==> flow/design.v <==
module DECODER(
input  wire [3:2] ALU_FUN,
output reg Arith_Enable,
output reg Logic_Enable,
output reg CMP_Enable, 
output reg Shift_Enable
);
always @(*)
   begin
     Arith_Enable   = 1'b0;
	 Logic_Enable = 1'b0;
	 CMP_Enable   = 1'b0;
	 Shift_Enable = 1'b0;
     case(ALU_FUN)
	     2'b00 : Arith_Enable = 1'b1;
	     2'b01 : Logic_Enable = 1'b1;
	     2'b10 : CMP_Enable   = 1'b1;
	     2'b11 : Shift_Enable = 1'b1;
	  endcase
   end 
 endmodule
module ARITHMETIC_UNIT #(parameter width = 16 , Arith_width = width + width )(
input wire signed [width-1:0] A,
input wire signed [width-1:0] B, 
input wire [1:0] ALU_FUN,
input wire Arith_Enable,
input wire CLK,
input wire RST,
output reg signed [Arith_width-1:0] Arith_OUT,
output reg        Carry_OUT,
output reg        Arith_Flag
);
reg [Arith_width-1:0] Arith_OUT0;
reg                   Carry_OUT0;
reg                   Arith_Flag0;
always @(posedge CLK, negedge RST)
  begin 
    if(!RST)
	 begin
	    Arith_OUT <= 'b0;
		Carry_OUT <= 16'b0;
		Arith_Flag<= 1'b0;
	 end
	else
	 begin
	    Arith_OUT <= Arith_OUT0;
		if(Arith_Enable)
		  Carry_OUT <= Carry_OUT0;
		Arith_Flag<= Arith_Flag0;
	 end
  end
always @(*)
  begin
     if(Arith_Enable)
	 begin
	     Arith_Flag0 = 1'b1;
	     case(ALU_FUN)
		     2'b00 : {Carry_OUT0,Arith_OUT0} = A+B;
			 2'b01 : {Carry_OUT0,Arith_OUT0} = A-B;
			 2'b10 : {Carry_OUT0,Arith_OUT0} = A*B;
			 2'b11 : {Carry_OUT0,Arith_OUT0} = (B == 0) ? 1'sb0 : A/B;
		  endcase
	 end
	 else
	   begin
	     Arith_OUT0  = 'b0;
		 Carry_OUT0  = 1'b0;
		 Arith_Flag0 = 1'b0;
	   end
  end
endmodule
module LOGIC_UNIT #(parameter width = 16 , Logic_width = width)(
input wire  [width-1:0] A,
input wire  [width-1:0] B, 
input wire [1:0] ALU_FUN,
input wire Logic_Enable,
input wire CLK,
input wire RST,
output reg [Logic_width-1:0] Logic_OUT,
output reg         Logic_Flag
);
reg [Logic_width-1:0] Logic_OUT0; 
reg                   Logic_Flag0 ;
always @(posedge CLK, negedge RST)
  begin
    if(!RST)
	 begin
	    Logic_OUT <= 'b0;
		Logic_Flag<= 1'b0;
	 end
	else
	 begin
	  Logic_OUT <= Logic_OUT0;
		Logic_Flag<= Logic_Flag0;
	 end
  end
always @(*)
  begin
     if(Logic_Enable)
	 begin
	     Logic_Flag0 = 1'b1;
	     case(ALU_FUN)
		   2'b00 : Logic_OUT0 = A&B;
			 2'b01 : Logic_OUT0 = A|B;
			 2'b10 : Logic_OUT0 = ~(A&B);
			 2'b11 : Logic_OUT0 = ~(A|B);
		  endcase
	 end
	 else
	   begin
	     Logic_OUT0  = 'b0;
		 Logic_Flag0 = 1'b0;
	   end
  end
endmodule
module CMP_UNIT #(parameter width = 16 , CMP_width   = width )(
input wire  [width-1:0] A,
input wire  [width-1:0] B, 
input wire [1:0] ALU_FUN,
input wire CMP_Enable,
input wire CLK,
input wire RST,
output reg [CMP_width-1:0] CMP_OUT,
output reg         CMP_Flag
);
reg [CMP_width-1:0] CMP_OUT0;
reg                 CMP_Flag0 ;
reg [CMP_width-1:0] EQ ;
reg [CMP_width-1:0] GR ; 
reg [CMP_width-1:0] LW;
always @(posedge CLK , negedge RST)
  begin
    if(!RST)
	 begin
	    CMP_OUT <= 'b0;
		CMP_Flag<= 1'b0;
	 end
	else
	 begin
	    CMP_OUT <= CMP_OUT0;
		CMP_Flag<= CMP_Flag0;
	 end
  end
always @(*)
  begin
     if(A==B)
       EQ ='b1;
     else 
       EQ ='b0;
     if(A>B)
       GR ='b10;
     else 
       GR ='b0;
     if(A<B)
       LW ='b11;
     else 
       LW ='b0;
     if(CMP_Enable)
	   begin
	     CMP_Flag0 = 1'b1;
	     case(ALU_FUN)
		     2'b00 : CMP_OUT0 = 'b0;
			 2'b01 : CMP_OUT0 = EQ;
			 2'b10 : CMP_OUT0 = GR;
			 2'b11 : CMP_OUT0 = LW;
		  endcase
	   end
	 else
	   begin
	     CMP_OUT0  = 'b0;
		 CMP_Flag0 = 1'b0;
	   end
  end
endmodule
module SHIFT_UNIT #(parameter width = 16 , Shift_width = width)(
input wire  [width-1:0] A,
input wire  [width-1:0] B, 
input wire [1:0] ALU_FUN,
input wire Shift_Enable,
input wire CLK,
input wire RST,
output reg [Shift_width-1:0] Shift_OUT,
output reg         Shift_Flag
);
reg [Shift_width-1:0] Shift_OUT0;
reg                   Shift_Flag0 ;
always @(posedge CLK, negedge RST)
  begin
    if(!RST)
	 begin
	    Shift_OUT <= 'b0;
		Shift_Flag<= 1'b0;
	 end
	else
	 begin
	    Shift_OUT <= Shift_OUT0;
		Shift_Flag<= Shift_Flag0;
	 end
  end
always @(*)
  begin
     if(Shift_Enable)
	 begin
	     Shift_Flag0 = 1'b1;
	     case(ALU_FUN)
		     2'b00 : Shift_OUT0 = A>>1'b1;
			 2'b01 : Shift_OUT0 = A<<1'b1;
			 2'b10 : Shift_OUT0 = B>>1'b1;
			 2'b11 : Shift_OUT0 = B<<1'b1;
		  endcase
	 end
	 else
	   begin
	     Shift_OUT0  = 'b0;
		 Shift_Flag0 = 1'b0;
	   end
  end
endmodule
module ALU_Top #(parameter width = 16 ,
                   Arith_width = width + width ,
                   Logic_width = width,	
                   CMP_width   = width,
                   Shift_width = width)(
input wire [width-1:0] A,
input wire [width-1:0] B,
input wire CLK,
input wire RST,
input wire [3:0] ALU_FUN,
output wire [Arith_width-1:0]  Arith_OUT,
output wire                    Carry_OUT,
output wire                    Arith_Flag,
output wire [Logic_width-1:0]  Logic_OUT,  
output wire                    Logic_Flag,
output wire [CMP_width-1:0]    CMP_OUT,    
output wire                    CMP_Flag,
output wire [Shift_width-1:0]  Shift_OUT,
output wire                    Shift_Flag
);
wire Arith_Enable ,Logic_Enable , CMP_Enable , Shift_Enable;
DECODER u_decoder(
.ALU_FUN(ALU_FUN[3:2]),
.Arith_Enable(Arith_Enable),
.Logic_Enable(Logic_Enable),
.CMP_Enable(CMP_Enable),
.Shift_Enable(Shift_Enable)
);
ARITHMETIC_UNIT #(.width(width),.Arith_width(Arith_width)) u_arithmatic(
.A(A),
.B(B),
.ALU_FUN(ALU_FUN[1:0]),
.CLK(CLK),
.RST(RST),
.Arith_Enable(Arith_Enable),
.Arith_OUT(Arith_OUT),
.Carry_OUT(Carry_OUT),
.Arith_Flag(Arith_Flag)
);
LOGIC_UNIT #(.width(width),.Logic_width(Logic_width)) u_logic(
.A(A),
.B(B),
.ALU_FUN(ALU_FUN[1:0]),
.CLK(CLK),
.RST(RST),
.Logic_Enable(Logic_Enable),
.Logic_OUT(Logic_OUT),
.Logic_Flag(Logic_Flag)
);
CMP_UNIT #(.width(width),.CMP_width(CMP_width)) u_cmp(
.A(A),
.B(B),
.ALU_FUN(ALU_FUN[1:0]),
.CLK(CLK),
.RST(RST),
.CMP_Enable(CMP_Enable),
.CMP_OUT(CMP_OUT),
.CMP_Flag(CMP_Flag)
);
SHIFT_UNIT #(.width(width),.Shift_width(Shift_width)) u_shift(
.A(A),
.B(B),
.ALU_FUN(ALU_FUN[1:0]),
.CLK(CLK),
.RST(RST),
.Shift_Enable(Shift_Enable),
.Shift_OUT(Shift_OUT),
.Shift_Flag(Shift_Flag)
);
endmodule
# Tool chain data of ALU_Top
# Tool output for the design above before and after an edit, in the order of the flow.
# Lines under "before" count in the file above, lines under "after" in the edited file.
# "change" is "after" less "before", of the values as shown; "rel_change_pct" is that difference over "before", in percent.
# Library cell names are shortened.
# The mark -- stands for no value.
# setup
top	ALU_Top
clk_port	CLK
library	sky130hd
pvt_corner	tt_025C_1v80

# The edit
# Unified diff, file above to edited file.
# This change comes from a script, not from a designer. The edited design behaves differently; no optimisation was intended.
# begin of diff
@@ -276,4 +276,6 @@
 .CMP_Flag(CMP_Flag)
 );
+wire [Shift_width-1:0] Shift_OUT_m, Shift_OUT_s;
+wire Shift_Flag_m, Shift_Flag_s;
 SHIFT_UNIT #(.width(width),.Shift_width(Shift_width)) u_shift(
 .A(A),
@@ -283,6 +285,11 @@
 .RST(RST),
 .Shift_Enable(Shift_Enable),
-.Shift_OUT(Shift_OUT),
-.Shift_Flag(Shift_Flag)
-);
-endmodule
+.Shift_OUT(Shift_OUT_m),
+.Shift_Flag(Shift_Flag_m)
+);
+SHIFT_UNIT #(.width(width),.Shift_width(Shift_width)) u_shift_x (.A(A), .B(B),
+    .ALU_FUN(ALU_FUN[1:0]), .CLK(CLK), .RST(RST), .Shift_Enable(~Shift_Enable),
+    .Shift_OUT(Shift_OUT_s), .Shift_Flag(Shift_Flag_s));
+assign Shift_OUT = Shift_OUT_m ^ Shift_OUT_s;
+assign Shift_Flag = Shift_Flag_m ^ Shift_Flag_s;
+endmodule
# end of diff

# Word-level counts
# Source: Yosys, flattened and elaborated, memories not mapped. Widths are those after wreduce. Registers that Yosys merges into a memory's read port (data or address) are not register bits. Print and check cells do not count. Equal cells are merged and count once.
# word_totals
item	before	after	change	rel_change_pct
output_inout_bits	85	85	0	0.00
register_bits	85	102	17	20.00
input_bits	38	38	0	0.00
elab_cells	53	59	6	11.32
# op_classes
item	before	after	change	rel_change_pct
addsub	2	2	0	0.00
n_cmp	2	2	0	0.00
n_mul	1	1	0	0.00
n_mux	20	22	2	10.00
reduce_logical	7	7	0	0.00
div	1	1	0	0.00
eq_ne	7	7	0	0.00
bitwise	4	6	2	50.00
# op_table
operator	before	after	change	rel_change_pct
1-bit 2-to-1 mux	5	6	1	20.00
16-bit 2-to-1 mux	3	4	1	33.33
1-bit XOR	0	1	1	--
16-bit XOR	0	1	1	--
2-bit == test (second input constant)	4	4	0	0.00
1-bit case mux with 2-bit select	4	4	0	0.00
3-bit OR reduction	4	4	0	0.00
16-bit case mux with 4-bit select	3	3	0	0.00
2-bit by 1-bit == test with 1-bit output (second input constant)	2	2	0	0.00
2-bit logical NOT	2	2	0	0.00
2-bit 2-to-1 mux	2	2	0	0.00
16-bit inverter	2	2	0	0.00
16-bit by 16-bit adder with 17-bit output	1	1	0	0.00
16-bit AND	1	1	0	0.00
16-bit by 16-bit divider with 33-bit output	1	1	0	0.00
16-bit == test	1	1	0	0.00
16-bit greater-than comparator	1	1	0	0.00
16-bit logical NOT	1	1	0	0.00
16-bit < comparator	1	1	0	0.00
16-bit by 16-bit multiplier with 32-bit output	1	1	0	0.00
32-bit 2-to-1 mux	1	1	0	0.00
33-bit 2-to-1 mux	1	1	0	0.00
16-bit OR	1	1	0	0.00
33-bit case mux with 4-bit select	1	1	0	0.00
16-bit by 16-bit subtractor with 17-bit output	1	1	0	0.00

# Logic depth
# Yosys ltp: most cells in a row. Word level: on the elaborated netlist, between registers, memories and ports. Mapped: between sequential cells and ports; inverters and the memories' decode and read muxes count.
# logic_depth
item	before	after	change	rel_change_pct
word_depth	4	4	0	0.00
ABC_AREA	0	0	--	--
ltp_mapped	367	375	8	2.18
depth_no_buf	335	332	-3	-0.90

# Synthesis result
# The flow's flattened synthesis, as Yosys stat reports it; memories are mapped. The netlist is that of the ABC_AREA named above (0 if unset); the other value can give another one.
# types
type	before	after	change	rel_change_pct
and2_1	40	68	28	70.00
and3_1	69	49	-20	-28.99
a21oi_1	470	489	19	4.04
a21o_1	215	196	-19	-8.84
nor3_1	178	159	-19	-10.67
nand3_1	104	122	18	17.31
dfrtp_1	71	88	17	23.94
o21ai_0	318	302	-16	-5.03
xor2_1	159	174	15	9.43
o21bai_1	65	50	-15	-23.08
o211ai_1	71	84	13	18.31
nand2b_1	46	59	13	28.26
buf_2	13	26	13	100.00
or2_2	53	41	-12	-22.64
a311oi_1	5	16	11	220.00
a211o_1	20	30	10	50.00
buf_1	43	34	-9	-20.93
a31o_2	29	20	-9	-31.03
# The list need not be complete.
# mapped
item	before	after	change	rel_change_pct
seq_area_mm2	0.0017767	0.0022021	0.0004254	23.94
ff_cells	71	88	17	23.94
stdcells	6281	6343	62	0.99
synth_area_mm2	0.046377	0.0474317	0.0010547	2.27
buffers	229	242	13	5.68
# The figures by module come from a second, unflattened synthesis with its own total; it is not the netlist above.
# unflattened
item	before	after	change	rel_change_pct
hier_cells	6390	6463	73	1.14
area_unflattened_mm2	0.047154	0.0480386	0.0008846	1.88
# Rows give one instance, submodules left out.
# by_module_before
mod	n_cells	seq_area_mm2	mod_area_mm2	n_inst
ARITHMETIC_UNIT	6190	0.0008508	0.0449444	1
LOGIC_UNIT	56	0.0004254	0.000807	1
SHIFT_UNIT	55	0.0004254	0.000732	1
CMP_UNIT	85	0.0000751	0.0006444	1
DECODER	4	0	0.0000263	1
ALU_Top	0	0	0	1
# by_module_after
mod	n_cells	seq_area_mm2	mod_area_mm2	n_inst
ARITHMETIC_UNIT	6190	0.0008508	0.0449444	1
SHIFT_UNIT	55	0.0004254	0.000732	2
LOGIC_UNIT	56	0.0004254	0.000807	1
CMP_UNIT	85	0.0000751	0.0006444	1
ALU_Top	18	0	0.0001526	1
DECODER	4	0	0.0000263	1

# Timing after synthesis
# Path of least setup slack by OpenSTA after synthesis, without wires, with an ideal clock, recovery checks aside; 20% of the period is set as input and as output delay. Where synthesis merged equal registers, the netlist keeps one of their names.
# synth_path
item	before	after	change	rel_change_pct
path_kind	input to register	input to register	--	--
from	input B[0]	input B[0]	--	--
to	register u_arithmatic.Arith_OUT[22]	register u_arithmatic.Arith_OUT[14]	--	--
setup_time_ns	0.137	0.104	-0.033	--
tclk_ns	95.0	95.0	0.0	0.00
path_stages	336	327	-9	-2.68
slack_ns	3.236	1.466	-1.770	--
required_time_ns	94.863	94.896	0.033	0.03
t_arrival_ns	91.627	93.430	1.803	1.97
t_first_pin_ns	19.000	19.000	0.000	0.00
path_buffers	51	60	9	17.65
in_delay_ns	19.000	19.000	0.000	0.00
delay_ns	72.764	74.534	1.770	2.43
synth_period_reached_ns	91.764	93.534	1.770	1.93
# "delay_ns" is the arrival time less input delay plus setup time.
# "path_stages": output pins that drive a net of the path, with the launching flip-flop's if there is one; two outputs of one cell count as two.
# "synth_period_reached_ns" = period - worst setup slack (recovery checks aside). The figure is calculated, with input and output delays left at 20% of the set period.
# Between the ends stands the longest chain of elaborated cells between them, by number of cells; it is not shown to be the way that was timed. Of several equally long chains one is given.
# Each line given opens the expression or statement behind the cell; cells for indexed reads and writes are added by Yosys, which also makes memories of some case tables.
# synth_via_before
path_cell_list	inv_1 > buf_1 > ha_1 > or3b_1 > or4_4 > o21ai_4 > nand4_2 > nor2_4 > and2_1 > nand3b_1 > inv_1 > nand2_1 > a21o_1 > nor2_1 > ha_1 > o21a_1 > o21a_1 > nor2_1 > [300 not listed] > ha_1 > a21o_1 > a21o_1 > a21oi_1 > nor2b_1 > o21ai_0 > nand2b_1 > a21oi_1 > and3_1 > clkbuf_1 > ha_1 > inv_1 > nor4_1 > nand4_1 > or2_2 > o31ai_1 > xnor2_1 > o22ai_1
elab_chain_cells	4
cells_between	8
cone_lines	6
cone_classes	2 x add/sub; 1 x mul; 1 x div; 3 x mux; 1 x reduce/logical
# synth_lines_before
item	line	source
start, declared	225	input wire [width-1:0] B,
16-bit by 16-bit divider with 33-bit output	61	2'b11 : {Carry_OUT0,Arith_OUT0} = (B == 0) ? 1'sb0 : A/B;
33-bit 2-to-1 mux	61
33-bit case mux with 4-bit select	57	case(ALU_FUN)
32-bit 2-to-1 mux	54	if(Arith_Enable)
end, assigned	40	Arith_OUT <= 'b0;
end, assigned	46	Arith_OUT <= Arith_OUT0;
end, declared	29	output reg signed [Arith_width-1:0] Arith_OUT,
# synth_via_after
path_cell_list	clkbuf_1 > inv_1 > buf_1 > ha_1 > mux2i_1 > ha_1 > o21a_1 > o21ai_0 > nand2b_1 > nand3_1 > or3_1 > clkbuf_1 > nor2_1 > ha_1 > o21a_1 > o22a_1 > a21o_1 > and3_1 > [291 not listed] > a21boi_0 > o21a_1 > o21a_1 > o21a_1 > o21a_1 > o21a_1 > o211ai_1 > a211oi_1 > a2111oi_0 > o21ai_1 > inv_1 > ha_1 > inv_1 > or4_1 > o21ai_0 > xnor2_1 > nand2_1 > a221oi_1
elab_chain_cells	4
cells_between	8
cone_lines	6
cone_classes	2 x add/sub; 1 x mul; 1 x div; 3 x mux; 1 x reduce/logical
# synth_lines_after
item	line	source
start, declared	225	input wire [width-1:0] B,
16-bit by 16-bit divider with 33-bit output	61	2'b11 : {Carry_OUT0,Arith_OUT0} = (B == 0) ? 1'sb0 : A/B;
33-bit 2-to-1 mux	61
33-bit case mux with 4-bit select	57	case(ALU_FUN)
32-bit 2-to-1 mux	54	if(Arith_Enable)
end, assigned	40	Arith_OUT <= 'b0;
end, assigned	46	Arith_OUT <= Arith_OUT0;
end, declared	29	output reg signed [Arith_width-1:0] Arith_OUT,

# Worst path after layout
# From the final timing report of each run of set A: the path of least setup slack in the routed layout; clock arrival at registers is part of the times.
# layout_path
item	before	after	change	rel_change_pct
path_kind	input to register	input to register	--	--
from	input B[1]	input B[2]	--	--
to	register u_arithmatic.Arith_OUT[26]	register u_arithmatic.Arith_OUT[16]	--	--
in_delay_ns	19.00	19.00	0.00	0.00
tclk_ns	95.0	95.0	0.0	0.00
t_arrival_ns	91.25	91.25	0.00	0.00
required_time_ns	95.22	95.25	0.03	0.03
slack_ns	3.97	3.99	0.02	--
t_first_pin_ns	19.00	19.00	0.00	0.00
path_stages	329	290	-39	-11.85
setup_time_ns	0.15	0.15	0.00	--
path_buffers	31	20	-11	-35.48
# Between the ends stands the longest chain of elaborated cells between them, by number of cells; it is not shown to be the way that was timed. Of several equally long chains one is given.
# layout_via_before
path_cell_list	clkdlybuf4s50_1 > clkinv_1 > buf_4 > ha_1 > or3b_1 > or4_4 > o21ai_4 > nand4_2 > buf_4 > nor2_4 > and2_2 > nand3b_1 > inv_1 > nand2_1 > a21o_1 > nor2_1 > ha_1 > o21a_1 > [293 not listed] > a21o_1 > a21oi_1 > nor2b_1 > o21ai_0 > nand2b_1 > a21oi_1 > and3_1 > ha_1 > inv_1 > nor4_1 > buf_4 > nand4_1 > buf_4 > buf_4 > o31ai_1 > xnor2_1 > a221oi_1 > nor2_1
elab_chain_cells	4
cells_between	8
cone_lines	6
cone_classes	2 x add/sub; 1 x mul; 1 x div; 3 x mux; 1 x reduce/logical
# layout_lines_before
item	line	source
start, declared	225	input wire [width-1:0] B,
16-bit by 16-bit divider with 33-bit output	61	2'b11 : {Carry_OUT0,Arith_OUT0} = (B == 0) ? 1'sb0 : A/B;
33-bit 2-to-1 mux	61
33-bit case mux with 4-bit select	57	case(ALU_FUN)
32-bit 2-to-1 mux	54	if(Arith_Enable)
end, assigned	40	Arith_OUT <= 'b0;
end, assigned	46	Arith_OUT <= Arith_OUT0;
end, declared	29	output reg signed [Arith_width-1:0] Arith_OUT,
# layout_via_after
path_cell_list	clkdlybuf4s50_1 > nor4_4 > a41oi_1 > nor4b_2 > o21ai_2 > or3_1 > nor2_1 > ha_1 > o21a_1 > o22a_1 > a21o_1 > and3_1 > o31ai_2 > nand2_1 > inv_1 > ha_1 > a21oi_1 > a21oi_1 > [254 not listed] > o21ai_0 > ha_1 > nor2b_1 > o21ai_0 > nand2b_1 > a21oi_1 > nor2b_1 > o21ai_0 > nand2b_1 > a2111oi_0 > o21ai_1 > inv_1 > ha_2 > inv_1 > or4_4 > o31ai_1 > xnor2_1 > o22ai_1
elab_chain_cells	4
cells_between	8
cone_lines	6
cone_classes	2 x add/sub; 1 x mul; 1 x div; 3 x mux; 1 x reduce/logical
# layout_lines_after
item	line	source
start, declared	225	input wire [width-1:0] B,
16-bit by 16-bit divider with 33-bit output	61	2'b11 : {Carry_OUT0,Arith_OUT0} = (B == 0) ? 1'sb0 : A/B;
33-bit 2-to-1 mux	61
33-bit case mux with 4-bit select	57	case(ALU_FUN)
32-bit 2-to-1 mux	54	if(Arith_Enable)
end, assigned	40	Arith_OUT <= 'b0;
end, assigned	46	Arith_OUT <= Arith_OUT0;
end, declared	29	output reg signed [Arith_width-1:0] Arith_OUT,

# Layout results
# Both versions went through the flow (Yosys, OpenROAD) with the same settings in each pair. Constraints: input delay and output delay 20% of the set period each, output load 0.01 pF.
# flow_settings_set_A
CORE_UTILIZATION	40
period_ns	95
CAP_MARGIN	20
CORE_MARGIN	2
SLEW_MARGIN	20
# measured_set_A
item	before	after	change	rel_change_pct
final_setup_tns_ns	0.000	0.000	0.000	--
yosys.chip_area_mm2	0.046377	0.0474317	0.0010547	2.27
setup_ws_ns	3.971	3.993	0.022	--
dieArea_mm2	0.118684	0.121351	0.002667	2.25
stdcell_area_mm2	0.0556509	0.0532273	-0.0024236	-4.36
fin_hold_ws_ns	0.701	0.682	-0.019	--
achievedPeriod_ns	91.029	91.007	-0.022	-0.02
# flow_settings_set_B
ABC_AREA	1
CELL_PAD_IN_SITES_DETAIL_PLACEMENT	1
CELL_PAD_IN_SITES_GLOBAL_PLACEMENT	0
CORE_ASPECT_RATIO	1.38
CORE_MARGIN	8
CORE_UTILIZATION	15
CTS_CLUSTER_SIZE	35
GPL_ROUTABILITY_DRIVEN	0
MAX_ROUTING_LAYER	met5
MIN_ROUTING_LAYER	met1
PLACE_DENSITY_LB_ADDON	0.02
SETUP_SLACK_MARGIN	5.0
SLEW_MARGIN	30
TNS_END_PERCENT	5
period_ns	68.2
CAP_MARGIN	20
# measured_set_B
item	before	after	change	rel_change_pct
final_setup_tns_ns	-409.392	-415.971	-6.579	--
yosys.chip_area_mm2	0.0448543	0.0456863	0.0008320	1.85
setup_ws_ns	-13.082	-13.049	0.033	--
dieArea_mm2	0.317009	0.322721	0.005712	1.80
stdcell_area_mm2	0.0721467	0.0742475	0.0021008	2.91
fin_hold_ws_ns	0.664	0.712	0.048	--
achievedPeriod_ns	81.282	81.249	-0.033	-0.04
# By "achievedPeriod_ns" is meant the clock period of the run minus its worst setup slack. This is arithmetic on one report: input and output delays are still those of the set period (20% each).
